==> flow/design.v <==
module DFF(D,clk,reset,Q);
	input D;  
	input clk;  
	input reset;  
	output reg Q;  
	always @(posedge clk or posedge reset) 
	begin
 		if(reset==1'b1)
  		Q <= 1'b0; 
 		else 
  		Q <= D; 
	end 
endmodule 
module partial_products (
	input [31:0]a,
	input [31:0]b,
	output reg [31:0][63:0]p_prods
);
	integer i;
	always @(a or b)
	begin
		for(i=0; i<32; i=i+1)begin
			if(b[i] == 1)begin
				p_prods[i] = a << i;
			end
			else
				p_prods[i] = 64'h00000000;
		end
	end
endmodule
module FA (
	input [63:0] x,
	input [63:0] y,
	input [63:0] z,
	output [63:0] u,
	output [63:0] v);
assign u = x^y^z;
assign v[0] = 0;
assign v[63:1] = (x&y) | (y&z) | (z&x);
endmodule
module rdcla (sum, cout, a, b, cin,clk);
	input [31:0] a, b;
	input cin,clk;
	output reg [31:0] sum;
	output reg cout;
	wire [32:0] carry0, carry1;
	wire [32:0] carry0_1, carry1_1, carry0_2, carry1_2, carry0_4, carry1_4, carry0_8, carry1_8, carry0_16, carry1_16;
	wire [32:0] carry0_1d, carry1_1d, carry0_2d, carry1_2d, carry0_4d, carry1_4d, carry0_8d, carry1_8d, carry0_16d, carry1_16d;
	wire [32:0] carry_final;
	wire [31:0] p0, p1, p2, p3, p4, p5, p6;
	assign carry0[0] = 1'b0;
	assign carry1[0] = 1'b1;
	assign p0 = a^b;
	DFF DFFP1 [31:0] (p0,clk,1'b0,p1);
	DFF DFFP2 [31:0] (p1,clk,1'b0,p2);
	DFF DFFP3 [31:0] (p2,clk,1'b0,p3);
	DFF DFFP4 [31:0] (p3,clk,1'b0,p4);
	DFF DFFP5 [31:0] (p4,clk,1'b0,p5);
	DFF DFFP6 [31:0] (p5,clk,1'b0,p6);
	assign carry_final = carry0_16 | (carry1_16 & {33{cin}});
	always @(*)
	begin
		sum = p6^carry_final[31:0];
		cout = carry_final[32];	
	end
	kpg_init init [32:1] (carry1[32:1], carry0[32:1], a[31:0], b[31:0], clk);
	assign carry1_1d[0] = carry1[0];
	assign carry0_1d[0] = carry0[0];
	assign carry1_2d[1:0] = carry1_1[1:0];
	assign carry0_2d[1:0] = carry0_1[1:0];
	assign carry1_4d[3:0] = carry1_2[3:0];
	assign carry0_4d[3:0] = carry0_2[3:0];
	assign carry1_8d[7:0] = carry1_4[7:0];
	assign carry0_8d[7:0] = carry0_4[7:0];
	assign carry1_16d[15:0] = carry1_8[15:0];
	assign carry0_16d[15:0] = carry0_8[15:0];
	kpg itr_1 [32:1] (carry1[32:1], carry0[32:1], carry1[31:0], carry0[31:0], carry1_1d[32:1], carry0_1d[32:1]);
	DFF DFF1 [32:0] (carry1_1d[32:0],clk,1'b0,carry1_1[32:0]);
	DFF DFF2 [32:0] (carry0_1d[32:0],clk,1'b0,carry0_1[32:0]);
	kpg itr_2 [32:2] (carry1_1[32:2], carry0_1[32:2], carry1_1[30:0], carry0_1[30:0], carry1_2d[32:2], carry0_2d[32:2]);
	DFF DFF3 [32:0] (carry1_2d[32:0],clk,1'b0,carry1_2[32:0]);
	DFF DFF4 [32:0] (carry0_2d[32:0],clk,1'b0,carry0_2[32:0]);
	kpg itr_4 [32:4] (carry1_2[32:4], carry0_2[32:4], carry1_2[28:0], carry0_2[28:0], carry1_4d[32:4], carry0_4d[32:4]);
	DFF DFF5 [32:0] (carry1_4d[32:0],clk,1'b0,carry1_4[32:0]);
	DFF DFF6 [32:0] (carry0_4d[32:0],clk,1'b0,carry0_4[32:0]);
	kpg itr_8 [32:8] (carry1_4[32:8], carry0_4[32:8], carry1_4[24:0], carry0_4[24:0], carry1_8d[32:8], carry0_8d[32:8]);
	DFF DFF7 [32:0] (carry1_8d[32:0],clk,1'b0,carry1_8[32:0]);
	DFF DFF8 [32:0] (carry0_8d[32:0],clk,1'b0,carry0_8[32:0]);
	kpg itr_16 [32:16] (carry1_8[32:16], carry0_8[32:16], carry1_8[16:0], carry0_8[16:0], carry1_16d[32:16], carry0_16d[32:16]);
	DFF DFF9 [32:0] (carry1_16d[32:0],clk,1'b0,carry1_16[32:0]);
	DFF DFF10 [32:0] (carry0_16d[32:0],clk,1'b0,carry0_16[32:0]);
endmodule
module kpg_init (
	output reg out1, out0,
	input a, b,clk
);
	always @(posedge clk)
	case ({a, b})
		2'b00: begin
			out0 <= 1'b0; out1 <= 1'b0;
		end
		2'b11: begin
			out0 <= 1'b1; out1 <= 1'b1;
		end
		default: begin 
			out0 <= 1'b0; out1 <= 1'b1;
		end
	endcase
endmodule
module kpg (
	input cur_bit_1, cur_bit_0, prev_bit_1, prev_bit_0,
	output reg out_bit_1, out_bit_0
);
	always @(*)
	begin
		if({cur_bit_1, cur_bit_0} == 2'b00)
			{out_bit_1, out_bit_0} = 2'b00;
		else if({cur_bit_1, cur_bit_0} == 2'b11)
			{out_bit_1, out_bit_0} = 2'b11;
		else
			{out_bit_1, out_bit_0} = {prev_bit_1, prev_bit_0};
	end
endmodule
module wallace (
	input [31:0] a,
	input [31:0] b,
	input clk,
	output [63:0] out
);
	wire [31:0][63:0]p_prods;
	integer i;
	partial_products pp (a, b, p_prods);
	wire [63:0] u_l11, v_l11, u_l12, v_l12, u_l13, v_l13, u_l14, v_l14, u_l15, v_l15, u_l16, v_l16, u_l17, v_l17, u_l18, v_l18, u_l19, v_l19, u_l110, v_l110;
	wire [63:0] u_l11d, v_l11d, u_l12d, v_l12d, u_l13d, v_l13d, u_l14d, v_l14d, u_l15d, v_l15d, u_l16d, v_l16d, u_l17d, v_l17d, u_l18d, v_l18d, u_l19d, v_l19d, u_l110d, v_l110d;
	FA l11 (p_prods[0][63:0], p_prods[1][63:0], p_prods[2][63:0], u_l11d[63:0], v_l11d[63:0]);
	FA l12 (p_prods[3][63:0], p_prods[4][63:0], p_prods[5][63:0], u_l12d[63:0], v_l12d[63:0]);
	FA l13 (p_prods[6][63:0], p_prods[7][63:0], p_prods[8][63:0], u_l13d[63:0], v_l13d[63:0]);
	FA l14 (p_prods[9][63:0], p_prods[10][63:0], p_prods[11][63:0], u_l14d[63:0], v_l14d[63:0]);
	FA l15 (p_prods[12][63:0], p_prods[13][63:0], p_prods[14][63:0], u_l15d[63:0], v_l15d[63:0]);
	FA l16 (p_prods[15][63:0], p_prods[16][63:0], p_prods[17][63:0], u_l16d[63:0], v_l16d[63:0]);
	FA l17 (p_prods[18][63:0], p_prods[19][63:0], p_prods[20][63:0], u_l17d[63:0], v_l17d[63:0]);
	FA l18 (p_prods[21][63:0], p_prods[22][63:0], p_prods[23][63:0], u_l18d[63:0], v_l18d[63:0]);
	FA l19 (p_prods[24][63:0], p_prods[25][63:0], p_prods[26][63:0], u_l19d[63:0], v_l19d[63:0]);
	FA l110 (p_prods[27][63:0], p_prods[28][63:0], p_prods[29][63:0], u_l110d[63:0], v_l110d[63:0]);
	DFF DFF_ul11 [63:0] (u_l11d[63:0],clk,1'b0,u_l11[63:0]);
	DFF DFF_ul12 [63:0] (u_l12d[63:0],clk,1'b0,u_l12[63:0]);
	DFF DFF_ul13 [63:0] (u_l13d[63:0],clk,1'b0,u_l13[63:0]);
	DFF DFF_ul14 [63:0] (u_l14d[63:0],clk,1'b0,u_l14[63:0]);
	DFF DFF_ul15 [63:0] (u_l15d[63:0],clk,1'b0,u_l15[63:0]);
	DFF DFF_ul16 [63:0] (u_l16d[63:0],clk,1'b0,u_l16[63:0]);
	DFF DFF_ul17 [63:0] (u_l17d[63:0],clk,1'b0,u_l17[63:0]);
	DFF DFF_ul18 [63:0] (u_l18d[63:0],clk,1'b0,u_l18[63:0]);
	DFF DFF_ul19 [63:0] (u_l19d[63:0],clk,1'b0,u_l19[63:0]);
	DFF DFF_ul110 [63:0] (u_l110d[63:0],clk,1'b0,u_l110[63:0]);
	DFF DFF_vl11 [63:0] (v_l11d[63:0],clk,1'b0,v_l11[63:0]);
	DFF DFF_vl12 [63:0] (v_l12d[63:0],clk,1'b0,v_l12[63:0]);
	DFF DFF_vl13 [63:0] (v_l13d[63:0],clk,1'b0,v_l13[63:0]);
	DFF DFF_vl14 [63:0] (v_l14d[63:0],clk,1'b0,v_l14[63:0]);
	DFF DFF_vl15 [63:0] (v_l15d[63:0],clk,1'b0,v_l15[63:0]);
	DFF DFF_vl16 [63:0] (v_l16d[63:0],clk,1'b0,v_l16[63:0]);
	DFF DFF_vl17 [63:0] (v_l17d[63:0],clk,1'b0,v_l17[63:0]);
	DFF DFF_vl18 [63:0] (v_l18d[63:0],clk,1'b0,v_l18[63:0]);
	DFF DFF_vl19 [63:0] (v_l19d[63:0],clk,1'b0,v_l19[63:0]);
	DFF DFF_vl110 [63:0] (v_l110d[63:0],clk,1'b0,v_l110[63:0]);
	wire [63:0] u_l21, v_l21, u_l22, v_l22, u_l23, v_l23, u_l24, v_l24, u_l25, v_l25, u_l26, v_l26, u_l27, v_l27;
	wire [63:0] u_l21d, v_l21d, u_l22d, v_l22d, u_l23d, v_l23d, u_l24d, v_l24d, u_l25d, v_l25d, u_l26d, v_l26d, u_l27d, v_l27d;
	FA l21 (u_l11[63:0], v_l11[63:0], u_l12[63:0], u_l21d[63:0], v_l21d[63:0]);
	FA l22 (v_l12[63:0], u_l13[63:0], v_l13[63:0], u_l22d[63:0], v_l22d[63:0]);
	FA l23 (u_l14[63:0], v_l14[63:0], u_l15[63:0], u_l23d[63:0], v_l23d[63:0]);
	FA l24 (v_l15[63:0], u_l16[63:0], v_l16[63:0], u_l24d[63:0], v_l24d[63:0]);
	FA l25 (u_l17[63:0], v_l17[63:0], u_l18[63:0], u_l25d[63:0], v_l25d[63:0]);
	FA l26 (v_l18[63:0], u_l19[63:0], v_l19[63:0], u_l26d[63:0], v_l26d[63:0]);
	wire [63:0] p30_1, p31_1, p31_2;
	DFF DFF_p30_1 [63:0] (p_prods[30][63:0],clk,1'b0,p30_1[63:0]);
	DFF DFF_p31_1 [63:0] (p_prods[31][63:0],clk,1'b0,p31_1[63:0]);
	DFF DFF_p31_2 [63:0] (p31_1[63:0],clk,1'b0,p31_2[63:0]);
	FA l27 (u_l110[63:0], v_l110[63:0], p30_1[63:0], u_l27d[63:0], v_l27d[63:0]);
	DFF DFF_ul21 [63:0] (u_l21d[63:0],clk,1'b0,u_l21[63:0]);
	DFF DFF_ul22 [63:0] (u_l22d[63:0],clk,1'b0,u_l22[63:0]);
	DFF DFF_ul23 [63:0] (u_l23d[63:0],clk,1'b0,u_l23[63:0]);
	DFF DFF_ul24 [63:0] (u_l24d[63:0],clk,1'b0,u_l24[63:0]);
	DFF DFF_ul25 [63:0] (u_l25d[63:0],clk,1'b0,u_l25[63:0]);
	DFF DFF_ul26 [63:0] (u_l26d[63:0],clk,1'b0,u_l26[63:0]);
	DFF DFF_ul27 [63:0] (u_l27d[63:0],clk,1'b0,u_l27[63:0]);
	DFF DFF_vl21 [63:0] (v_l21d[63:0],clk,1'b0,v_l21[63:0]);
	DFF DFF_vl22 [63:0] (v_l22d[63:0],clk,1'b0,v_l22[63:0]);
	DFF DFF_vl23 [63:0] (v_l23d[63:0],clk,1'b0,v_l23[63:0]);
	DFF DFF_vl24 [63:0] (v_l24d[63:0],clk,1'b0,v_l24[63:0]);
	DFF DFF_vl25 [63:0] (v_l25d[63:0],clk,1'b0,v_l25[63:0]);
	DFF DFF_vl26 [63:0] (v_l26d[63:0],clk,1'b0,v_l26[63:0]);
	DFF DFF_vl27 [63:0] (v_l27d[63:0],clk,1'b0,v_l27[63:0]);
	wire [63:0] u_l31, v_l31, u_l32, v_l32, u_l33, v_l33, u_l34, v_l34, u_l35, v_l35;
	wire [63:0] u_l31d, v_l31d, u_l32d, v_l32d, u_l33d, v_l33d, u_l34d, v_l34d, u_l35d, v_l35d;
	FA l31 (u_l21[63:0], v_l21[63:0], u_l22[63:0], u_l31d[63:0], v_l31d[63:0]);
	FA l32 (v_l22[63:0], u_l23[63:0], v_l23[63:0], u_l32d[63:0], v_l32d[63:0]);
	FA l33 (u_l24[63:0], v_l24[63:0], u_l25[63:0], u_l33d[63:0], v_l33d[63:0]);
	FA l34 (v_l25[63:0], u_l26[63:0], v_l26[63:0], u_l34d[63:0], v_l34d[63:0]);
	FA l35 (u_l27[63:0], v_l27[63:0], p31_2[63:0], u_l35d[63:0], v_l35d[63:0]);
	DFF DFF_ul31 [63:0] (u_l31d[63:0],clk,1'b0,u_l31[63:0]);
	DFF DFF_ul32 [63:0] (u_l32d[63:0],clk,1'b0,u_l32[63:0]);
	DFF DFF_ul33 [63:0] (u_l33d[63:0],clk,1'b0,u_l33[63:0]);
	DFF DFF_ul34 [63:0] (u_l34d[63:0],clk,1'b0,u_l34[63:0]);
	DFF DFF_ul35 [63:0] (u_l35d[63:0],clk,1'b0,u_l35[63:0]);
	DFF DFF_vl31 [63:0] (v_l31d[63:0],clk,1'b0,v_l31[63:0]);
	DFF DFF_vl32 [63:0] (v_l32d[63:0],clk,1'b0,v_l32[63:0]);
	DFF DFF_vl33 [63:0] (v_l33d[63:0],clk,1'b0,v_l33[63:0]);
	DFF DFF_vl34 [63:0] (v_l34d[63:0],clk,1'b0,v_l34[63:0]);
	DFF DFF_vl35 [63:0] (v_l35d[63:0],clk,1'b0,v_l35[63:0]);
	wire [63:0] u_l41, v_l41, u_l42, v_l42, u_l43, v_l43;
	wire [63:0] u_l41d, v_l41d, u_l42d, v_l42d, u_l43d, v_l43d;
	FA l41 (u_l31[63:0], v_l31[63:0], u_l32[63:0], u_l41d[63:0], v_l41d[63:0]);
	FA l42 (v_l32[63:0], u_l33[63:0], v_l33[63:0], u_l42d[63:0], v_l42d[63:0]);
	FA l43 (u_l34[63:0], v_l34[63:0], u_l35[63:0], u_l43d[63:0], v_l43d[63:0]);
	DFF DFF_ul41 [63:0] (u_l41d[63:0],clk,1'b0,u_l41[63:0]);
	DFF DFF_ul42 [63:0] (u_l42d[63:0],clk,1'b0,u_l42[63:0]);
	DFF DFF_ul43 [63:0] (u_l43d[63:0],clk,1'b0,u_l43[63:0]);
	DFF DFF_vl41 [63:0] (v_l41d[63:0],clk,1'b0,v_l41[63:0]);
	DFF DFF_vl42 [63:0] (v_l42d[63:0],clk,1'b0,v_l42[63:0]);
	DFF DFF_vl43 [63:0] (v_l43d[63:0],clk,1'b0,v_l43[63:0]);
	wire [63:0] u_l51, v_l51, u_l52, v_l52;
	wire [63:0] u_l51d, v_l51d, u_l52d, v_l52d;
	FA l51 (u_l41[63:0], v_l41[63:0], u_l42[63:0], u_l51d[63:0], v_l51d[63:0]);
	FA l52 (v_l42[63:0], u_l43[63:0], v_l43[63:0], u_l52d[63:0], v_l52d[63:0]);
	DFF DFF_ul51 [63:0] (u_l51d[63:0],clk,1'b0,u_l51[63:0]);
	DFF DFF_ul52 [63:0] (u_l52d[63:0],clk,1'b0,u_l52[63:0]);
	DFF DFF_vl51 [63:0] (v_l51d[63:0],clk,1'b0,v_l51[63:0]);
	DFF DFF_vl52 [63:0] (v_l52d[63:0],clk,1'b0,v_l52[63:0]);
	wire [63:0] u_l61, v_l61;
	wire [63:0] u_l61d, v_l61d;
	FA l61 (u_l51[63:0], v_l51[63:0], u_l52[63:0], u_l61d[63:0], v_l61d[63:0]);
	DFF DFF_ul61 [63:0] (u_l61d[63:0],clk,1'b0,u_l61[63:0]);
	DFF DFF_vl61 [63:0] (v_l61d[63:0],clk,1'b0,v_l61[63:0]);
	wire [63:0] u_l71, v_l71;
	wire [63:0] u_l71d, v_l71d;
	wire [63:0] v_l52_6;
	DFF DFF_vl52_6 [63:0] (v_l52[63:0],clk,1'b0,v_l52_6[63:0]);
	FA l71 (u_l61[63:0], v_l61[63:0], v_l52_6[63:0], u_l71d[63:0], v_l71d[63:0]);
	DFF DFF_ul71 [63:0] (u_l71d[63:0],clk,1'b0,u_l71[63:0]);
	DFF DFF_vl71 [63:0] (v_l71d[63:0],clk,1'b0,v_l71[63:0]);
	wire [63:0] u_l81, v_l81;
	wire [63:0] u_l81d, v_l81d;
	wire [63:0] v_l35_4, v_l35_5, v_l35_6, v_l35_7;
	DFF DFF_vl35_4 [63:0] (v_l35[63:0],clk,1'b0,v_l35_4[63:0]);
	DFF DFF_vl35_5 [63:0] (v_l35_4[63:0],clk,1'b0,v_l35_5[63:0]);
	DFF DFF_vl35_6 [63:0] (v_l35_5[63:0],clk,1'b0,v_l35_6[63:0]);
	DFF DFF_vl35_7 [63:0] (v_l35_6[63:0],clk,1'b0,v_l35_7[63:0]);
	FA l81 (u_l71[63:0], v_l71[63:0], v_l35_7[63:0], u_l81d[63:0], v_l81d[63:0]);
	DFF DFF_ul81 [63:0] (u_l81d[63:0],clk,1'b0,u_l81[63:0]);
	DFF DFF_vl81 [63:0] (v_l81d[63:0],clk,1'b0,v_l81[63:0]);
	wire c,cd;
	rdcla l91 (out[31:0], cd, u_l81[31:0], v_l81[31:0], 1'b0, clk);
	rdcla l92 (out[63:32], , u_l81[63:32], v_l81[63:32], cd, clk);
endmodule
module adder_8bit (a,b,cin,sum);
	input [7:0] a,b;
	input cin;
	output [7:0] sum;
	wire [7:0] partial_sum;
	wire [8:0] carry, p, carry_1, p_1, carry_2, p_2, carry_4, p_4;
	assign carry[0] = cin;
	assign p[0] = 0;
	kpg_initial initializing_kpg [8:1] (a[7:0], b[7:0], p[8:1], carry[8:1]);
	assign p_1[0] = cin;
	assign carry_1[0] = cin;
	assign p_2[1:0] = p_1[1:0];
	assign carry_2[1:0] = carry_1[1:0];
	assign p_4[3:0] = p_2[3:0];
	assign carry_4[3:0] = carry_2[3:0];
	kpg_ iteration_1 [8:1] (p[8:1], carry[8:1], p[7:0], carry[7:0], p_1[8:1], carry_1[8:1]);
	kpg_ iteration_2 [8:2] (p_1[8:2], carry_1[8:2], p_1[6:0], carry_1[6:0], p_2[8:2], carry_2[8:2]);
	kpg_ iteration_4 [8:4] (p_2[8:4], carry_2[8:4], p_2[4:0], carry_2[4:0], p_4[8:4], carry_4[8:4]);
	assign partial_sum = a^b;
	assign sum[7:0] = partial_sum[7:0]^carry_4[7:0];
endmodule
module kpg_initial (
	input a, b,
	output reg p, carry
);
	always @*
	case ({a, b})
		2'b00: begin
			p = 1'b0; carry = 1'b0;
		end
		2'b11: begin
			p = 1'b0; carry = 1'b1;
		end
		default: begin 
			p = 1'b1; carry = 1'b0;
		end
	endcase
endmodule
module kpg_ (
	input current_p, current_carry, from_p, from_carry,
	output reg final_p, final_carry
);
	always @(*)
	begin
		if({current_p, current_carry} == 2'b00)
			{final_p, final_carry} = 2'b00;
		else if({current_p, current_carry} == 2'b01)
			{final_p, final_carry} = 2'b01;
		else
			{final_p, final_carry} = {from_p, from_carry};
	end
endmodule
module fp_multiplier(input [31:0] a,input [31:0] b,output [31:0]out,input clk,
	input rst,input in_valid,output out_valid);
	wire S3,overflow;
	wire [47:0] productd,wallace_out,product;
	wire [7:0] exponent1,exponent2;
	wire [15:0] trim;
	wire [22:0] prod;
	wire [31:0] out1,out2,out3,out1d,out2d,out3d,outd;
	wire [31:0] a15,b15,a16,b16,a17,b17,a18,b18;
	sideband side(clk,a,b,a15,b15,a16,b16,a17,b17,a18,b18);
	reg [18:0] valid;
	always @(posedge clk)
	begin
		if(rst)
			valid <= 19'b0;
		else
			valid <= {valid[17:0],in_valid};
	end
	assign out_valid = valid[18];
	xor (S3,a15[31],b15[31]);
	wallace w1({8'b0,1'b1,a[22:0]},{8'b0,1'b1,b[22:0]},clk,{trim,productd});
	DFF DFF1[47:0] (productd[47:0],clk,1'b0,product[47:0]);
	assign overflow=product[47];
	assign wallace_out=product;
	adder_8bit adder1(a15[30:23],b15[30:23],overflow,exponent1);
	adder_8bit subtract_127(exponent1,8'b10000000,1'b1,exponent2);
	shifter_1bit shift [22:0] (prod[22:0],overflow, wallace_out[45:23], wallace_out[46:24]);
	assign out1d={S3,exponent2,prod};
	DFF DFF3 [31:0] (out1d,clk,1'b0,out1);
	check_zero check1(out2d,a16,b16,out1);  
	DFF DFF4 [31:0] (out2d,clk,1'b0,out2);
	check_inf check2(out3d,a17,b17,out2);  
	DFF DFF5 [31:0] (out3d,clk,1'b0,out3);
	check_nan check3(outd,a18,b18,out3);  
	DFF DFF6 [31:0] (outd,clk,1'b0,out);
endmodule
module sideband(input clk,input [31:0] a,input [31:0] b,
	output [31:0] a15,output [31:0] b15,output [31:0] a16,output [31:0] b16,
	output [31:0] a17,output [31:0] b17,output [31:0] a18,output [31:0] b18);
	reg [9*18-1:0] da, db;
	always @(posedge clk)
	begin
		da <= {da[9*17-1:0],a[31:23]};
		db <= {db[9*17-1:0],b[31:23]};
	end
	assign a15 = {da[9*15-1 -: 9],23'b0};
	assign b15 = {db[9*15-1 -: 9],23'b0};
	assign a16 = {da[9*16-1 -: 9],23'b0};
	assign b16 = {db[9*16-1 -: 9],23'b0};
	assign a17 = {da[9*17-1 -: 9],23'b0};
	assign b17 = {db[9*17-1 -: 9],23'b0};
	assign a18 = {da[9*18-1 -: 9],23'b0};
	assign b18 = {db[9*18-1 -: 9],23'b0};
endmodule
module shifter_1bit(output prod,input overflow,input out1,input out2);
	assign prod = (!overflow & out1) | (overflow & out2);
endmodule
module check_zero(output [31:0] out,input [31:0] a,	input [31:0] b,	input [31:0] prod);
	wire is_zero = ((|a[30:23]) & (|b[30:23]));		 
	assign out = (prod & {32{is_zero}}) | (32'b0_00000000_00000000000000000000000 & {32{!is_zero}});
endmodule
module check_inf(output [31:0] out,input [31:0] a,	input [31:0] b,input [31:0] prod);
	wire is_inf = ((&a[30:23]) | (&b[30:23]));		 
	assign out = (prod & {32{!is_inf}}) | ({a[31] ^ b[31], 31'b11111111_00000000000000000000000} & {32{is_inf}});
endmodule
module check_nan(output [31:0] out,input [31:0] a,	input [31:0] b,	input [31:0] prod);
	wire is_nan = ((&a[30:23]) & !(|b[30:23])) || (!(|a[30:23]) & (&b[30:23]));		 
	assign out = (prod & {32{!is_nan}}) | ({32'b0_11111111_11111111111111111111111} & {32{is_nan}});
endmodule
Tool chain data of fp_multiplier. The steps from the RTL of fp_multiplier to its reports follow in flow order. Lines are those of the file above, counted from 1. Library cell names are shortened. Not given: --

Top: fp_multiplier. Clock: clk. Standard-cell library: sky130hd. Library corner: tt_025C_1v80.

Word level. Source: Yosys, flattened and elaborated, memories not mapped. Widths are those after wreduce. Registers that Yosys merges into a memory's read port (data or address) are not register bits. Print and check cells do not count. Equal cells are merged and count once.

The figure for bits in registers is 4594. For input port bits the number is 67. Under output and inout port bits stands 33. The figure for cells after elaboration is 5438.

The figure for equal/unequal tests is 252. The figure for mux-type cells is 380. For bitwise logic cells the number is 251. For reductions and logical operators the number is 299.

Operators with widths (number): 63-bit AND (45); 63-bit bitwise OR (44); 64-bit bitwise XOR (38); 2-bit zero test (278); 2-bit == test with constant B (235); 2-bit 2-to-1 mux (169); 1-bit 2-to-1 mux (188); 32-bit AND (4); 32-bit bitwise XOR (3); 64-bit by 25-bit bitwise XOR with 64-bit output (1); 64-bit by 47-bit bitwise XOR with 64-bit output (1); 1-bit AND (49); 46-bit by 47-bit AND with 47-bit output (1); 47-bit by 45-bit AND with 47-bit output (1); 45-bit by 46-bit AND with 46-bit output (1); 45-bit by 46-bit bitwise XOR with 46-bit output (1); 46-bit 2-to-1 mux (1); 45-bit 2-to-1 mux (1); 43-bit by 44-bit AND with 44-bit output (1); 44-bit by 42-bit AND with 44-bit output (1); 44-bit 2-to-1 mux (1); 42-bit by 43-bit AND with 43-bit output (1); 42-bit by 43-bit bitwise XOR with 43-bit output (1); 43-bit 2-to-1 mux (1); 42-bit 2-to-1 mux (1); 40-bit by 41-bit AND with 41-bit output (1); 41-bit by 39-bit AND with 41-bit output (1); 41-bit 2-to-1 mux (1).

Not listed: further kinds 53, cells in them 111.

Longest topological paths. Longest topological path by Yosys (ltp), each cell counted once; first at word level (registers and memories cut), then after technology mapping (sequential cells cut; the memories' decode and read muxes count).

The figure for depth after elaboration is 22. ABC_AREA: 0. Gate-level depth with buffers: 10.

Mapped cells and area. Yosys stat after the flow's synthesis: flattened, memories mapped to cells. It holds for the ABC_AREA given above (unset counts as 0); a run with the other value may have another netlist. Totals and module areas in this step are rounded.

Cells by type: dfxtp_1 (number 2560, area in all 5.12E+04 µm²); fa_1 (number 488, area in all 9769.37 µm²); and2_1 (number 626, area in all 3.92E+03 µm²); ha_1 (number 249, area in all 3.12E+03 µm²); maj3_1 (number 248, area in all 2.48E+03 µm²); clkbuf_1 (number 104, area in all 390.374 µm²); inv_1 (number 91, area in all 341.578 µm²); mux2_2 (number 26, area in all 292.781 µm²); buf_4 (number 32, area in all 240.23 µm²); xnor2_1 (number 25, area in all 218.96 µm²); nand2b_1 (number 32, area in all 200.192 µm²); xor2_1 (number 19, area in all 166.41 µm²); nor2b_1 (number 20, area in all 125.12 µm²); or2_2 (number 18, area in all 112.608 µm²); a21oi_1 (number 19, area in all 95.091 µm²); nor4b_1 (number 6, area in all 52.55 µm²); or3_1 (number 8, area in all 50.048 µm²); mux2i_1 (number 4, area in all 40.038 µm²).

Not listed: further types 23, cells in them 52.

Cells in the netlist: 4627. For synthesis area the number is 0.07317 mm². The figure for sequential area is 0.05125 mm². The entry for flip-flop cells reads 2560.

By module: a second synthesis without flattening, with its own total; a netlist apart from the flattened one above.

Under cell total of the unflattened synthesis stands 17198. The entry for area total of the unflattened synthesis reads 0.2371 mm².

Rows give one instance, submodules left out.

Modules: DFF (times used 5549, cells 2, area 0.0000288 mm², seq. area 0.000025 mm²); FA (times used 30, cells 66, area 0.001296 mm², seq. area 0 mm²); (no name shown) (times used 1, cells 2241, area 0.01513 mm², seq. area 0 mm²); sideband (times used 1, cells 581, area 0.008412 mm², seq. area 0.006486 mm²); kpg (times used 268, cells 2, area 0.0000225 mm², seq. area 0 mm²); kpg_init (times used 64, cells 4, area 0.0000538 mm², seq. area 0.00004 mm²); rdcla (times used 2, cells 103, area 0.0009997 mm², seq. area 0 mm²); kpg_ (times used 34, cells 2, area 0.0000225 mm², seq. area 0 mm²); check_nan (times used 1, cells 48, area 0.000563 mm², seq. area 0 mm²); fp_multiplier (times used 1, cells 42, area 0.000533 mm², seq. area 0.0003804 mm²); check_zero (times used 1, cells 44, area 0.0004254 mm², seq. area 0 mm²); adder_8bit (times used 2, cells 9, area 0.0001939 mm², seq. area 0 mm²); shifter_1bit (times used 23, cells 1, area 0.000015 mm², seq. area 0 mm²); check_inf (times used 1, cells 42, area 0.0003253 mm², seq. area 0 mm²).

Modules not listed: 2.

Path before layout. OpenSTA on the mapped netlist: ideal clock, no wires. The path of least setup slack (recovery checks aside). Input and output delay are each 20% of the period. Register names are those of the netlist, which keeps one name where synthesis merged equal registers.

Path type: register -> register. From: register side.da[127]. To: register DFF3[30].Q. Under period stands 2.5 ns. For data arrival time the number is 2.227 ns. For slack the number is 0.153 ns. The entry for delay of the path reads 2.347 ns. Under driving pins on the path stands 10. The figure for synthesis period reached is 2.347 ns.

"delay of the path" is the arrival time less input delay plus setup time. "driving pins on the path": output pins that drive a net of the path, with the launching flip-flop's if there is one; two outputs of one cell count as two. "synthesis period reached" = period - worst setup slack (recovery checks aside). The figure is calculated, with input and output delays left at 20% of the set period.

Path through: dfxtp_1 -> inv_1 -> ha_1 -> nor3b_1 -> mux2_2 -> xnor2_1 -> nand3_1 -> or3_4 -> nor3_2 -> xnor2_1.

Ends and longest elaborated chain, after synthesis: from (decl) (line 345) `reg [9*18-1:0] da, db;`; from (assign) (line 348) `da <= {da[9*17-1:0],a[31:23]};`; to (assign) (line 9) `Q <= 1'b0;`; to (assign) (line 11) `Q <= D;`; to (decl) (line 5) `output reg Q;`.

Chain of elaborated cells between the ends: none given.

Timing after layout. Path of least setup slack in the final report of entry A (OpenROAD, finished layout, wires in). Where an end is a register, its clock arrival counts in the times.

Path type: register -> register. From: register side.da[127]. To: register DFF3[28].Q. Under period stands 2.44 ns. For data arrival time the number is 3.05 ns. For slack the number is 0.11 ns. Under driving pins on the path stands 11.

Path through: dfxtp_1 -> buf_4 -> ha_2 -> nor3b_2 -> buf_4 -> mux2_4 -> xnor2_2 -> nand3_2 -> or3_4 -> buf_4 -> xor2_1.

Ends and longest elaborated chain, post-layout: from (decl) (line 345) `reg [9*18-1:0] da, db;`; from (assign) (line 348) `da <= {da[9*17-1:0],a[31:23]};`; to (assign) (line 9) `Q <= 1'b0;`; to (assign) (line 11) `Q <= D;`; to (decl) (line 5) `output reg Q;`.

Chain of elaborated cells between the ends: none given.

Measured data: module fp_multiplier, platform sky130hd, 2 stored runs of the flow under differing settings, order arbitrary. Input and output delays are each 20% of the period that was set; the output load is 0.01 pF. "clock period reached": clock period set for the run, less the worst setup slack. It is reckoned from that one timing run; input and output delays stay at 20% of the period that was set. "total power after layout" rests on the timing tool's default activity at the inputs, not on a simulated workload. Measured values are rounded.

Files of entry A:
==> flow/run.sh <==
#!/bin/bash
# the make line also repeats the synthesis and layout settings of config.mk as NAME=value (left out here)
make -C /OpenROAD-flow-scripts/flow DESIGN_CONFIG=/design/flow/config.mk WORK_HOME=/design/flow/orfs CLKGATE_MAP_FILE= finish
==> flow/config.mk <==
export PLATFORM = sky130hd
export DESIGN_NAME = fp_multiplier
export DESIGN_NICKNAME = fp_multiplier
export VERILOG_FILES = /design/flow/design.v
export SDC_FILE = /design/flow/constraint.sdc
export NUM_CORES = 4
export LEC_CHECK = 0
export CAP_MARGIN = 20
export CORE_MARGIN = 2
export CORE_UTILIZATION = 40
export SLEW_MARGIN = 20
==> flow/constraint.sdc <==
create_clock -name core_clock -period 2.44 [get_ports {clk}]
set_input_delay 0.4880 -clock core_clock [delete_from_list [all_inputs] [get_ports {clk}]]
set_output_delay 0.4880 -clock core_clock [all_outputs]
set_load 0.01 [all_outputs]

Results of entry A. The utilization after routing reads 47.2%. The worst slack on setup checks comes to 0.108 ns. The worst hold slack in the final report reads 0.104 ns. For the mapped cell area after synthesis the run shows 0.07317 mm². The clock period reached reads 2.332 ns. The standard-cell area of the final layout reads 0.08562 mm². For the total power after layout the run shows 105700 µW. The measured area inside the die boundary is 0.1864 mm².

Files of entry B:
==> flow/run.sh <==
#!/bin/bash
# the make line also repeats the synthesis and layout settings of config.mk as NAME=value (left out here)
make -C /OpenROAD-flow-scripts/flow DESIGN_CONFIG=/design/flow/config.mk WORK_HOME=/design/flow/orfs CLKGATE_MAP_FILE= finish
==> flow/config.mk <==
export PLATFORM = sky130hd
export DESIGN_NAME = fp_multiplier
export DESIGN_NICKNAME = fp_multiplier
export VERILOG_FILES = /design/flow/design.v
export SDC_FILE = /design/flow/constraint.sdc
export NUM_CORES = 4
export LEC_CHECK = 0
export ABC_AREA = 0
export CAP_MARGIN = 10
export CELL_PAD_IN_SITES_DETAIL_PLACEMENT = 1
export CORE_MARGIN = 4
export CORE_UTILIZATION = 40
export CTS_CLUSTER_DIAMETER = 199
export GPL_ROUTABILITY_DRIVEN = 1
export MIN_ROUTING_LAYER = met1
export PLACE_DENSITY_LB_ADDON = 0.18
export SETUP_SLACK_MARGIN = 0.47
export SLEW_MARGIN = 15
==> flow/constraint.sdc <==
create_clock -name core_clock -period 3.07 [get_ports {clk}]
set_input_delay 0.6140 -clock core_clock [delete_from_list [all_inputs] [get_ports {clk}]]
set_output_delay 0.6140 -clock core_clock [all_outputs]
set_load 0.01 [all_outputs]

Results of entry B. The utilization after routing reads 47.3%. The worst slack on setup checks comes to 0.590 ns. The worst hold slack in the final report reads 0.178 ns. For the mapped cell area after synthesis the run shows 0.07317 mm². The clock period reached reads 2.480 ns. The standard-cell area of the final layout reads 0.08575 mm². For the total power after layout the run shows 86800 µW. The measured area inside the die boundary is 0.1898 mm².
